==> flow/design.v <==
`timescale 10 ns / 1 ns
module alu(
	input  [32 - 1:0]  A,
	input  [32 - 1:0]  B,
	input  [              2:0]  ALUop,
	output                      Overflow,
	output                      CarryOut,
	output                      Zero,
	output [32 - 1:0]  Result
);
	wire CarryIn = (ALUop[2]==1'b1||ALUop[1:0]==2'b11);								 
	wire [32 :0] A_Extended = {A[32 - 1],A};	 
	wire [32 :0] B_Extended = {B[32 - 1],B};
	wire [32 :0] B_Convert = (ALUop[2]==1'b1||ALUop[1:0]==2'b11)? ~B_Extended : B_Extended; 
	wire [32 + 1:0] C = A_Extended+B_Convert+CarryIn;	 
	wire [32 - 1:0] Less;
	assign Result=({32{ALUop==3'b000}}&(A&B))
				|({32{ALUop==3'b001}}&(A|B))
				|({32{ALUop==3'b100}}&(A^B))
				|({32{ALUop==3'b101}}&~(A|B))
				|({32{ALUop[1:0]==2'b10}}&(C[32 - 1:0]))
				|({32{ALUop[1:0]==2'b11}}&(Less));
	assign Zero=(Result==32'b0);
	assign CarryOut=(ALUop[2]||ALUop[1:0])^C[32+1];
	assign Overflow=C[32]^C[32-1];				 
	assign Less={{(32-1){1'b0}},(ALUop[2]&&C[32])||((~ALUop[2])&&CarryOut)};
endmodule
`timescale 10 ns / 1 ns
module shifter (
	input  [32 - 1:0] A,
	input  [              4:0] B,
	input  [              1:0] Shiftop,
	output [32 - 1:0] Result
);
	localparam Left_logical     = 2'b00;
	localparam Right_logical    = 2'b10;
	localparam Right_arthimetic = 2'b11;
	wire   [2*32-1:0] extended_data = {{32{A[32-1]}},A};
	assign Result = {32{Shiftop==Left_logical}} & (A<<B) |
	                {32{Shiftop==Right_logical}} & (A>>B) |
					{32{Shiftop==Right_arthimetic}} & extended_data[{1'b0,B}+:32];
endmodule
`timescale 10 ns / 1 ns
module reg_file(
	input                       clk,
	input  [5 - 1:0]  waddr,
	input  [5 - 1:0]  raddr1,
	input  [5 - 1:0]  raddr2,
	input                       wen,
	input  [32 - 1:0]  wdata,
	output [32 - 1:0]  rdata1,
	output [32 - 1:0]  rdata2
);
	reg [32-1:0] rf [31:0];
	always @(posedge clk)
	begin
		if(wen==1'b1 && waddr!=5'b0) 
		rf [waddr]<= wdata; 
	end
	assign rdata1=(raddr1==0)?0:rf[raddr1];
	assign rdata2=(raddr2==0)?0:rf[raddr2]; 
endmodule
`timescale 10ns / 1ns
module custom_cpu(
	input         clk,
	input         rst,
	output [31:0] PC,
	output        Inst_Req_Valid,
	input         Inst_Req_Ready,
	input  [31:0] Instruction,
	input         Inst_Valid,
	output        Inst_Ready,
	output [31:0] Address,
	output        MemWrite,
	output [31:0] Write_data,
	output [ 3:0] Write_strb,
	output        MemRead,
	input         Mem_Req_Ready,
	input  [31:0] Read_data,
	input         Read_data_Valid,
	output        Read_data_Ready,
	output [31:0] cpu_perf_cnt_0,
	output [31:0] cpu_perf_cnt_1,
	output [31:0] cpu_perf_cnt_2
);
	wire [31:0] opnumber_1, opnumber_2;
	wire [ 2:0] ALUop;
	wire overflow,carryout,zero;
	wire [31:0] result_1;
	wire [31:0] shift_data;
	wire [ 4:0] shift_amount;
	wire [ 1:0] shiftop;
	wire [31:0] result_2;
	wire [ 4:0] RF_raddr1;
	wire [ 4:0] RF_raddr2;
	wire [31:0] RF_rdata1, RF_rdata2;
	wire	    RF_wen;
	wire [ 4:0] RF_waddr;
	wire [31:0]	RF_wdata;
	alu alu_u0(opnumber_1,opnumber_2,ALUop,overflow,carryout,zero,result_1); 
	shifter shifter_u0(shift_data,shift_amount,shiftop,result_2); 
	reg_file reg_file_u0(clk,RF_waddr,RF_raddr1,RF_raddr2,RF_wen,RF_wdata,RF_rdata1,RF_rdata2); 
	reg  [31:0] IR;  
	reg  [31:0] MDR;  
	reg  [31:0] PC_reg;  
	reg  [31:0] PC_next_reg;  
	reg  [31:0] ALUout;  
	wire [ 6:0] opcode      = IR[ 6: 0];
	wire [ 4:0] rd          = IR[11: 7];
	wire [ 2:0] funct3      = IR[14:12];
	wire [ 4:0] rs1         = IR[19:15];
	wire [ 4:0] rs2         = IR[24:20];
	wire [ 6:0] funct7      = IR[31:25];
	wire [11:0] I_immediate = IR[31:20];
	wire [11:0] S_immediate = {IR[31:25],IR[11:7]};
	wire [12:0] B_immediate = {IR[31],IR[7],IR[30:25],IR[11:8],1'b0};
	wire [31:0] U_immediate = {IR[31:12],12'b0};
	wire [20:0] J_immediate = {IR[31],IR[19:12],IR[20],IR[30:21],1'b0};
	wire R_type            = opcode[5] && opcode[4] && ~opcode[2];
	wire I_type            = ~opcode[5] && opcode[4] && ~opcode[2];
	wire R_calculate       = R_type && ~R_shift && ~multiply;
	wire R_shift           = R_type && (funct3[1:0]==2'b01);
	wire multiply          = R_type && (funct7[0]);
	wire I_calculate       = I_type && ~I_shift;
	wire I_shift           = I_type && (funct3[1:0]==2'b01);
	wire calculate         = R_calculate || I_calculate;
	wire shift             = R_shift || I_shift;
	wire jump              = opcode[6] && opcode[2];
	wire branch            = opcode[6] && ~opcode[2];
	wire load              = ~opcode[5] && ~opcode[4];
	wire store             = ~opcode[6] && opcode[5] && ~opcode[4];
	wire load_imm          = ~opcode[6] && opcode[2];
	wire jal               = jump && opcode[3];
	wire jalr              = jump && ~opcode[3];
	wire [2:0] ALUsrc_state = {(current_state[3:1]==3'b000), current_state[3],current_state[2]||current_state[1]};  
	wire [1:0] ALUsrcA      = {jalr,load_imm};
	wire [2:0] ALUsrcB1     = {branch,jal,jalr};
	wire [3:0] ALUsrcB2     = {load_imm,branch || R_calculate || multiply,load || I_calculate,store};
	localparam INIT      = 9'b000000001,  
			   IF        = 9'b000000010,  
			   IW        = 9'b000000100,  
			   ID        = 9'b000001000,  
			   EX        = 9'b000010000,  
			   STORE     = 9'b000100000,  
			   LOAD      = 9'b001000000,  
			   RDW       = 9'b010000000,  
			   WB        = 9'b100000000;  
	reg [8:0] current_state;
	reg [8:0] next_state;
	always @(posedge clk)begin
		if(rst==1'b1)
			current_state <= INIT;
		else
			current_state <= next_state;
	end
	always @(*)begin
		if(rst==1'b1)
			next_state = INIT;
		else begin
			case(current_state)
			INIT: 
				next_state = IF;  
			IF:   begin
				if(Inst_Req_Ready==1'b1)  
					next_state = IW;
				else
					next_state = IF;
			end
			IW:   begin
				if(Inst_Valid==1'b1)  
					next_state = ID;
				else
					next_state = IW;
			end
			ID:   
				next_state = EX;  
			EX:   begin
				if(branch)
					next_state = IF;
				else if(calculate||shift||jump||load_imm||multiply)
					next_state = WB;
				else if(store)
					next_state = STORE;
				else if(load)
					next_state = LOAD;
				else
					next_state = EX;
			end
			STORE:begin
				if(Mem_Req_Ready==1'b1)  
					next_state = IF;
				else
					next_state = STORE;
			end
			LOAD: begin
				if(Mem_Req_Ready==1'b1)  
					next_state = RDW;
				else
					next_state = LOAD;
			end
			RDW:  begin
				if(Read_data_Valid==1'b1)  
					next_state = WB;
				else
					next_state = RDW;
			end
			WB:
				next_state = IF;
			default:
				next_state = INIT;
			endcase
		end
	end
	always @(posedge clk)begin
		if(current_state==INIT)  
			PC_next_reg <= 32'b0;
		else if(current_state==IF || current_state==IW)  
			PC_next_reg <= ALUout;
	end
	wire [2:0] branch_type = {funct3[2:1]==2'b00,funct3[2:1]==2'b10,funct3[2:1]==2'b11};
	wire branch_condition = branch_type[2] && (funct3[0]^zero) ||
							branch_type[1] && (funct3[0]^result_1[0]) ||
							branch_type[0] && (funct3[0]^carryout);  
	always @(posedge clk)begin
		if(current_state==INIT)
			PC_reg <= 32'b0;
		else if(current_state==ID && ~jump && ~branch && ~load_imm)
			PC_reg <= PC_next_reg;
		else if(current_state==EX)begin
			if(branch && branch_condition)
				PC_reg <= ALUout;
			else if(branch && ~branch_condition)
				PC_reg <= PC_next_reg;
			else if(jump)
				PC_reg <= ALUout;
			else if(load_imm)
				PC_reg <= PC_next_reg;
		end
	end
	always @(posedge clk)begin
		if(current_state[2] && Inst_Valid)
			IR <= Instruction;
	end
	always @(posedge clk)begin
		if(current_state[7] && Read_data_Valid)
			MDR <= Read_data;
	end
	always @(posedge clk)begin
		ALUout <= result_1;
	end
	assign PC = PC_reg;
	assign RF_raddr1       = rs1;
	assign RF_raddr2       = rs2;
	wire   write_condition = calculate||shift||load||load_imm||jump||multiply;
	assign RF_wen          = (current_state == WB)&&(write_condition);
	assign RF_waddr        = rd;
	wire [31:0] calculate_wdata = {32{calculate}} & ALUout;
	wire [31:0] shift_wdata     = {32{shift}} & result_2;
	wire [63:0] full_multiply_result = RF_rdata1*RF_rdata2;
	wire [31:0] multiply_wdata  = {32{multiply}} & full_multiply_result[31:0];
	wire [31:0] jump_wdata      = {32{jump}} & PC_next_reg;
	wire [31:0] load_imm_wdata  = {32{load_imm}} & (opcode[5]? U_immediate:ALUout);
	wire [31:0] load_wdata; 
	wire [ 7:0] target_byte     = MDR[{ALUout[1:0],3'b0}+:8];
	wire [15:0] target_halfword = MDR[{ALUout[1:0],3'b0}+:16];
	wire [31:0] zeroextended_target_byte = {{24{1'b0}},target_byte};
	wire [31:0] zeroextended_target_halfword = {{16{1'b0}},target_halfword};
	wire [31:0] signextended_target_byte = {{24{target_byte[7]}},target_byte};
	wire [31:0] signextended_target_halfword = {{16{target_halfword[15]}},target_halfword};
	assign load_wdata           = {32{load}} &
								  {{32{(funct3==3'b000)}} & signextended_target_byte |
	                               {32{(funct3==3'b001)}} & signextended_target_halfword |
								   {32{(funct3==3'b010)}} & MDR |
								   {32{(funct3==3'b100)}} & zeroextended_target_byte |
								   {32{(funct3==3'b101)}} & zeroextended_target_halfword};
	assign RF_wdata             = load_wdata | calculate_wdata | shift_wdata | multiply_wdata |jump_wdata | load_imm_wdata;
	assign opnumber_1               = {32{ALUsrc_state[0]}} & PC_reg |
									  {32{ALUsrc_state[1]}} & (ALUsrcA[1]? RF_rdata1:PC_reg) |
									  {32{ALUsrc_state[2]}} & (ALUsrcA[0]? PC_reg:RF_rdata1);
	wire [31:0] signextended_Iimm   = {{20{I_immediate[11]}},I_immediate};
	wire [31:0] signextended_Jimm   = {{11{J_immediate[20]}},J_immediate};
	wire [31:0] signextended_Bimm   = {{19{B_immediate[12]}},B_immediate};
	wire [31:0] signextended_Simm   = {{20{S_immediate[11]}},S_immediate};
	assign opnumber_2               = {32{ALUsrc_state[0]}} & 32'b100 |
									  {32{ALUsrc_state[1]}} & {
										{32{ALUsrcB1[0]}} & signextended_Iimm |
										{32{ALUsrcB1[1]}} & signextended_Jimm |
										{32{ALUsrcB1[2]}} & signextended_Bimm } |
									  {32{ALUsrc_state[2]}} & {
										{32{ALUsrcB2[0]}} & signextended_Simm |
										{32{ALUsrcB2[1]}} & signextended_Iimm |
										{32{ALUsrcB2[2]}} & RF_rdata2 |
										{32{ALUsrcB2[3]}} & U_immediate};
	wire ADD_type              = (funct3==3'b000);
	wire AND_type              = funct3[2];
	wire SLT_type              = (funct3[2:1]==2'b01);
	wire [2:0] AND_op          = {~funct3[1],1'b0,funct3[1:0]==2'b10};
	wire [2:0] SLT_op          = {~funct3[0],2'b11};
	wire [2:0] ALUop_Rcal      = {3{R_calculate}} &
							     {{3{ADD_type}} & {funct7[5],2'b10} |
	                              {3{AND_type}} & AND_op |
							      {3{SLT_type}} & SLT_op};
	wire [2:0] ALUop_Ical      = {3{I_calculate}} &
								 {{3{ADD_type}} & {3'b010} |
								  {3{AND_type}} & AND_op |
								  {3{SLT_type}} & SLT_op};
	wire [2:0] ALUop_branch    = {3{branch}} &
								 {{3{~funct3[2]}} & 3'b110 |
								  {3{funct3[2:1]==2'b10}} & 3'b111 |
								  {3{funct3[1]}} & 3'b011};
	assign ALUop               = {3{ALUsrc_state[0] || ALUsrc_state[1]}} & {3'b010} |
								 {3{ALUsrc_state[2]}} & {
									{3{jump||load||store||load_imm}} & {3'b010} |
									ALUop_branch | ALUop_Rcal | ALUop_Ical
								 };
	assign shift_data   = shift? RF_rdata1 : RF_rdata2;
	assign shift_amount = {5{R_shift}} & RF_rdata2[4:0] |
						  {5{I_shift}} & I_immediate[4:0] |
						  {5{store}} & {ALUout[1:0],3'b000};
	assign shiftop      = {2{shift}} & {funct3[2],funct7[5]} |
						  {2{store}} & {2'b00};
	assign Inst_Req_Valid = current_state[1];
	assign Inst_Ready     = current_state[0] | current_state[2];
	assign Read_data_Ready= current_state[0] | current_state[7];
	assign MemRead        = current_state[6];
	assign MemWrite       = current_state[5];
	assign Address        = {32{current_state[1]}} & PC_reg |
						    {32{current_state[5] || current_state[6]}} & {ALUout[31:2],{2'b0}};
	assign Write_data     = result_2;
	wire [3:0] sb_strb    = {4{funct3[1:0]==2'b00}} & {ALUout[1:0]==2'b11,ALUout[1:0]==2'b10,ALUout[1:0]==2'b01,ALUout[1:0]==2'b00};
	wire [3:0] sh_strb    = {4{funct3[0]}} & {{2{ALUout[1]}},{2{~ALUout[1]}}};
	wire [3:0] sw_strb    = {4{funct3[1]}} & {4'b1111};
	assign Write_strb     = {4{store}} & (sb_strb | sh_strb | sw_strb);
	reg [31:0] cycle_cnt;
	always @(posedge clk)begin
		if(rst==1'b1)
			cycle_cnt <= 32'b0;
		else
			cycle_cnt <= cycle_cnt+32'b1;
	end
	assign cpu_perf_cnt_0 = cycle_cnt;
	reg [31:0] mem_cycle_cnt;
	always @(posedge clk)begin
		if(rst==1'b1)
			mem_cycle_cnt <= 32'b0;
		else if((current_state[6] || current_state[5]) && Mem_Req_Ready)  
			mem_cycle_cnt <= mem_cycle_cnt+32'b1;
	end
	assign cpu_perf_cnt_1 = mem_cycle_cnt;
	reg [31:0] inst_cycle_cnt;
	always @(posedge clk)begin
		if(rst==1'b1)
			inst_cycle_cnt <= 32'b0;
		else if(current_state[1] && Inst_Req_Ready)  
			inst_cycle_cnt <= inst_cycle_cnt+32'b1;
	end
	assign cpu_perf_cnt_2 = inst_cycle_cnt;
endmodule
==> reports on custom_cpu <==
==> Tool chain data of custom_cpu <==
Each step is given for the RTL above and for the edited RTL.
"before" refers to lines of the RTL above, "after" to lines of the edited file.
"diff": "after" minus "before" as printed here.
Library cell names are shortened.
{ "design": {"design": "custom_cpu", "clock_port": "clk", "library": "sky130hd", "corner": "tt_025C_1v80"} }

==> Diff <==
Unified diff, file above to edited file.
The edited RTL no longer does the same as the RTL above: the edit was made by script, with no optimisation intended.
begin of diff
@@ -246,7 +246,5 @@
 			MDR <= Read_data;
 	end
-	always @(posedge clk)begin
-		ALUout <= result_1;
-	end
+	always @(*) ALUout = result_1;
 	assign PC = PC_reg;
 	assign RF_raddr1       = rs1;
end of diff

==> Word-level counts <==
Source: Yosys, flattened and elaborated, memories not mapped. Widths are those after wreduce. Print and check cells do not count.
Memory sizes are those after Yosys's memory passes, which may raise the word count (mostly to a power of two), join words into wider ones and drop unused or constant bits.
{ "word_totals": {"columns": ["item", "before", "after", "diff"], "rows": [
  ["ff_bits", 265, 233, -32],
  ["ramBits", 1024, 1024, 0],
  ["clocked_rd_ports_x_width", 64, 64, 0],
  ["n_memories", 1, 1, 0],
  ["input_bits", 70, 70, 0],
  ["output_inout_bits", 201, 201, 0],
  ["wordCells", 267, 266, -1]
]} }
{ "memory_table": {"columns": ["item", "before", "after"], "rows": [
  ["memory_list", "reg_file_u0.rf 32x32 r2 w1", "reg_file_u0.rf 32x32 r2 w1"]
]} }
{ "op_classes": {"columns": ["item", "before", "after", "diff"], "rows": [
  ["n_addsub", 5, 5, 0],
  ["mul", 1, 1, 0],
  ["eq_ne", 28, 28, 0],
  ["n_shift", 5, 5, 0],
  ["mux", 28, 28, 0],
  ["n_logic", 116, 116, 0],
  ["reduce_and_logical", 74, 74, 0]
]} }
Operator kinds equal on both sides are left out: 66.

==> Depth <==
Yosys ltp: most cells in a row. Word level: on the elaborated netlist, between registers, memories and ports. Mapped: between sequential cells and ports; inverters and the memories' decode and read muxes count.
{ "logic_depth": {"columns": ["item", "before", "after", "diff"], "rows": [
  ["word_depth", 33, 35, 2],
  ["abc_area", "0", "0", null],
  ["mapped_depth", 39, 39, 0],
  ["ltp_nobuf", 33, 33, 0]
]} }

==> Synthesis result <==
Yosys stat after the flow's synthesis: flattened, memories mapped to cells. It holds for the ABC_AREA given above (unset counts as 0); a run with the other value may have another netlist.
{ "by_type": {"columns": ["cell_type", "before", "after", "diff"], "rows": [
  ["nand2_1", 527, 729, 202],
  ["nor2_1", 635, 573, -62],
  ["nand2b_1", 96, 36, -60],
  ["nor2b_1", 83, 27, -56],
  ["mux2i_1", 207, 155, -52],
  ["clkbuf_1", 331, 282, -49],
  ["o21ai_0", 174, 219, 45],
  ["a21oi_1", 251, 291, 40],
  ["mux2_2", 53, 13, -40],
  ["o21ai_1", 4, 38, 34],
  ["dfxtp_1", 211, 179, -32],
  ["nand3_1", 86, 118, 32],
  ["o221a_1", 30, 0, -30],
  ["a31o_1", 0, 28, 28],
  ["a22o_1", 48, 22, -26],
  ["buf_2", 74, 92, 18],
  ["a21o_1", 50, 32, -18],
  ["and3_1", 40, 57, 17]
]} }
Cell types equal on both sides are left out: 14.
The list need not be complete.
{ "synth_totals": {"columns": ["item", "before", "after", "diff"], "rows": [
  ["cells", 6787, 6766, -21],
  ["yosys_area_um2", 85180.4, 83580.2, -1600.2],
  ["seq_area_um2", 36835.3, 36194.7, -640.6],
  ["flip_flops", 1297, 1265, -32],
  ["buf_cells", 477, 447, -30]
]} }
The figures by module come from a second, unflattened synthesis with its own total; it is not the netlist above.
{ "unflattened": {"columns": ["item", "before", "after", "diff"], "rows": [
  ["hier_cells", 6756, 6774, 18],
  ["hier_area_um2", 84760.0, 84214.5, -545.5]
]} }
Each row is one instance without its submodules.
{ "modules_before": {"columns": ["mod", "n_inst", "cells", "area_um2", "seq_area_um2"], "rows": [
  ["reg_file", 1, 2400, 47013.8, 30749.5],
  ["custom_cpu", 1, 3224, 29057.9, 5885.6],
  ["alu", 1, 653, 4673.2, 0.0],
  ["shifter", 1, 479, 4015.1, 0.0]
]} }
{ "modules_after": {"columns": ["mod", "n_inst", "cells", "area_um2", "seq_area_um2"], "rows": [
  ["reg_file", 1, 2400, 47013.8, 30749.5],
  ["custom_cpu", 1, 3242, 28512.3, 5245.0],
  ["alu", 1, 653, 4673.2, 0.0],
  ["shifter", 1, 479, 4015.1, 0.0]
]} }

==> Path before layout <==
Path of least setup slack by OpenSTA after synthesis, without wires, with an ideal clock, recovery checks aside; 20% of the period is set as input and as output delay. Where synthesis merged equal registers, the netlist keeps one of their names.
{ "synth_timing": {"columns": ["item", "before", "after", "diff"], "rows": [
  ["path_type", "register to register", "register to register", null],
  ["from", "reg (no name shown)", "reg (no name shown)", null],
  ["to", "mem reg_file_u0.rf[0][29]", "mem reg_file_u0.rf[0][31]", null],
  ["period_ps", 11000, 11000, 0],
  ["setup_ps", 454, 454, 0],
  ["launch_ps", 0, 0, 0],
  ["arrival_time_ps", 10466, 10406, -60],
  ["required_ps", 10546, 10546, 0],
  ["slack_ps", 80, 140, 60],
  ["path_delay_ps", 10920, 10860, -60],
  ["driving_pins", 38, 39, 1],
  ["n_path_buf", 6, 7, 1],
  ["synth_period_reached_ps", 10920, 10860, -60]
]} }
"path_delay_ps" is the arrival time less input delay plus setup time.
"driving_pins": output pins that drive a net of the path, with the launching flip-flop's if there is one; two outputs of one cell count as two.
"synth_period_reached_ps" is the clock period less the worst setup slack; recovery checks do not enter. This is arithmetic on one report: input and output delays are still those of the set period (20% each).
{ "synth_between_before": {"path_cell_list": "dfxtp_1 -> buf_2 -> buf_2 -> buf_2 -> mux4_2 -> mux4_2 -> mux2i_1 -> or2_2 -> clkbuf_1 -> clkbuf_1 -> clkbuf_1 -> nor2_1 -> fa_1 -> inv_1 -> fa_1 -> inv_1 -> fa_1 -> inv_1 -> (+2 left out) -> ha_1 -> ha_1 -> fa_1 -> inv_1 -> fa_1 -> inv_1 -> ha_1 -> and3_1 -> a221oi_1 -> o21bai_1 -> a41o_1 -> o311ai_0 -> nand4_1 -> a41oi_1 -> o21ai_0 -> a31oi_1 -> xnor2_1 -> o21ai_0"} }
{ "synth_lines_before": {"columns": ["item", "line_no", "source"], "rows": [
  ["end: declaration", 54, "reg [32-1:0] rf [31:0];"]
]} }
before: Chain of elaborated cells between the ends: none given.
{ "synth_between_after": {"path_cell_list": "dfxtp_1 -> buf_6 -> buf_6 -> buf_2 -> buf_4 -> buf_2 -> mux4_2 -> mux4_2 -> nand2_1 -> a21o_1 -> clkbuf_1 -> buf_1 -> nor2_1 -> fa_1 -> inv_1 -> fa_1 -> inv_1 -> fa_1 -> (+3 left out) -> ha_1 -> ha_1 -> fa_1 -> inv_1 -> fa_1 -> inv_1 -> ha_1 -> or3_1 -> o211a_1 -> o41ai_1 -> a21oi_1 -> nand2_1 -> nand2_1 -> a21oi_1 -> o21a_1 -> o21ai_0 -> xnor2_1 -> o21ai_0"} }
{ "synth_lines_after": {"columns": ["item", "line_no", "source"], "rows": [
  ["end: declaration", 54, "reg [32-1:0] rf [31:0];"]
]} }
after: Chain of elaborated cells between the ends: none given.

==> Timing after layout <==
From the final timing report of the runs of pair A: the path of least setup slack in the routed layout; clock arrival at registers is part of the times.
The path's times are printed in steps of 10 ps; the period is the one set.
{ "layout_timing": {"columns": ["item", "before", "after", "diff"], "rows": [
  ["path_type", "register to register", "register to output", null],
  ["from", "reg (no name shown)", "reg (no name shown)", null],
  ["to", "mem reg_file_u0.rf[22][30]", "out Write_data[24]", null],
  ["period_ps", 10600, 10600, 0],
  ["output_delay_ps", null, 2120, null],
  ["setup_ps", 260, null, null],
  ["launch_ps", 820, 840, 20],
  ["arrival_time_ps", 10930, 8360, -2570],
  ["required_ps", 11110, 8480, -2630],
  ["slack_ps", 180, 120, -60],
  ["driving_pins", 34, 28, -6],
  ["n_path_buf", 5, 7, 2]
]} }
{ "layout_between_before": {"path_cell_list": "dfxtp_4 -> buf_12 -> buf_4 -> mux4_2 -> mux4_2 -> mux2i_1 -> nor2_1 -> buf_4 -> nand2_1 -> fa_1 -> inv_1 -> fa_1 -> fa_1 -> inv_1 -> fa_1 -> inv_1 -> fa_1 -> fa_1 -> fa_1 -> inv_1 -> fa_1 -> inv_1 -> ha_1 -> nand2_1 -> nor2_1 -> nand2_1 -> o221ai_1 -> nand2_1 -> o21ai_0 -> a221oi_1 -> buf_4 -> o211ai_1 -> or3_1 -> buf_12"} }
{ "layout_lines_before": {"columns": ["item", "line_no", "source"], "rows": [
  ["end: declaration", 54, "reg [32-1:0] rf [31:0];"]
]} }
before: Chain of elaborated cells between the ends: none given.
Some nets on the timed path still bear RTL names; the line given drives or declares the net.
{ "layout_nets_before": {"columns": ["signal", "line_no", "source"], "rows": [
  ["RF_wdata[30]", 276, "assign RF_wdata = load_wdata | calculate_wdata | shift_wdata | multiply_wdata |jump_wdata | load_imm_wdata;"]
]} }
{ "layout_between_after": {"path_cell_list": "dfxtp_4 -> buf_6 -> buf_12 -> mux4_2 -> mux4_2 -> nand2_1 -> nand2_1 -> nand2_1 -> buf_4 -> o21ai_0 -> ha_1 -> a21oi_1 -> o21bai_2 -> a21oi_1 -> o21bai_1 -> a21o_1 -> a21oi_1 -> o31a_1 -> o31a_1 -> nor3_4 -> buf_4 -> o31ai_4 -> buf_12 -> buf_4 -> o21ai_0 -> o21ai_0 -> nand2_1 -> clkdlybuf4s50_1"} }
{ "layout_lines_after": {"columns": ["item", "line_no", "source"], "rows": [
  ["end: declaration", 75, "output [31:0] Write_data,"]
]} }
after: Chain of elaborated cells between the ends: none given.

==> Layout results <==
Both versions went through the flow (Yosys, OpenROAD) with the same settings in each pair. Constraints: input delay and output delay 20% of the set period each, output load 0.01 pF.
{ "settings_pair_A": {"CORE_UTILIZATION": 40, "period_ns": 10.6, "CAP_MARGIN": 20, "CORE_MARGIN": 2, "SLEW_MARGIN": 20} }
{ "measured_pair_A": {"columns": ["item", "before", "after", "diff"], "rows": [
  ["yosys_chip_area_um2", 85180.4, 83580.2, -1600.2],
  ["final_die_area_um2", 216658.0, 212622.0, -4036.0],
  ["util_pct", 46.7, 47.3, 0.6],
  ["setup_worst_slack_ps", 178, 119, -59],
  ["tns_setup_ps", 0, 0, 0],
  ["period_less_ws_ps", 10422, 10481, 59]
]} }
{ "settings_pair_B": {"ABC_AREA": 1, "CELL_PAD_IN_SITES_DETAIL_PLACEMENT": 1, "CELL_PAD_IN_SITES_GLOBAL_PLACEMENT": 3, "CORE_ASPECT_RATIO": 0.52, "CORE_UTILIZATION": 22, "MAX_ROUTING_LAYER": "met4", "MIN_ROUTING_LAYER": "met1", "SLEW_MARGIN": 30, "period_ns": 13.1, "CAP_MARGIN": 20, "CORE_MARGIN": 2} }
{ "measured_pair_B": {"columns": ["item", "before", "after", "diff"], "rows": [
  ["yosys_chip_area_um2", 87286.2, 86490.5, -795.7],
  ["final_die_area_um2", 402081.0, 398438.0, -3643.0],
  ["util_pct", 25.8, 26.1, 0.3],
  ["setup_worst_slack_ps", 1174, 448, -726],
  ["tns_setup_ps", 0, 0, 0],
  ["period_less_ws_ps", 11926, 12652, 726]
]} }
"period_less_ws_ps": clock period set for the run, less the worst setup slack. It is reckoned from that one timing run; input and output delays stay at 20% of the period that was set.
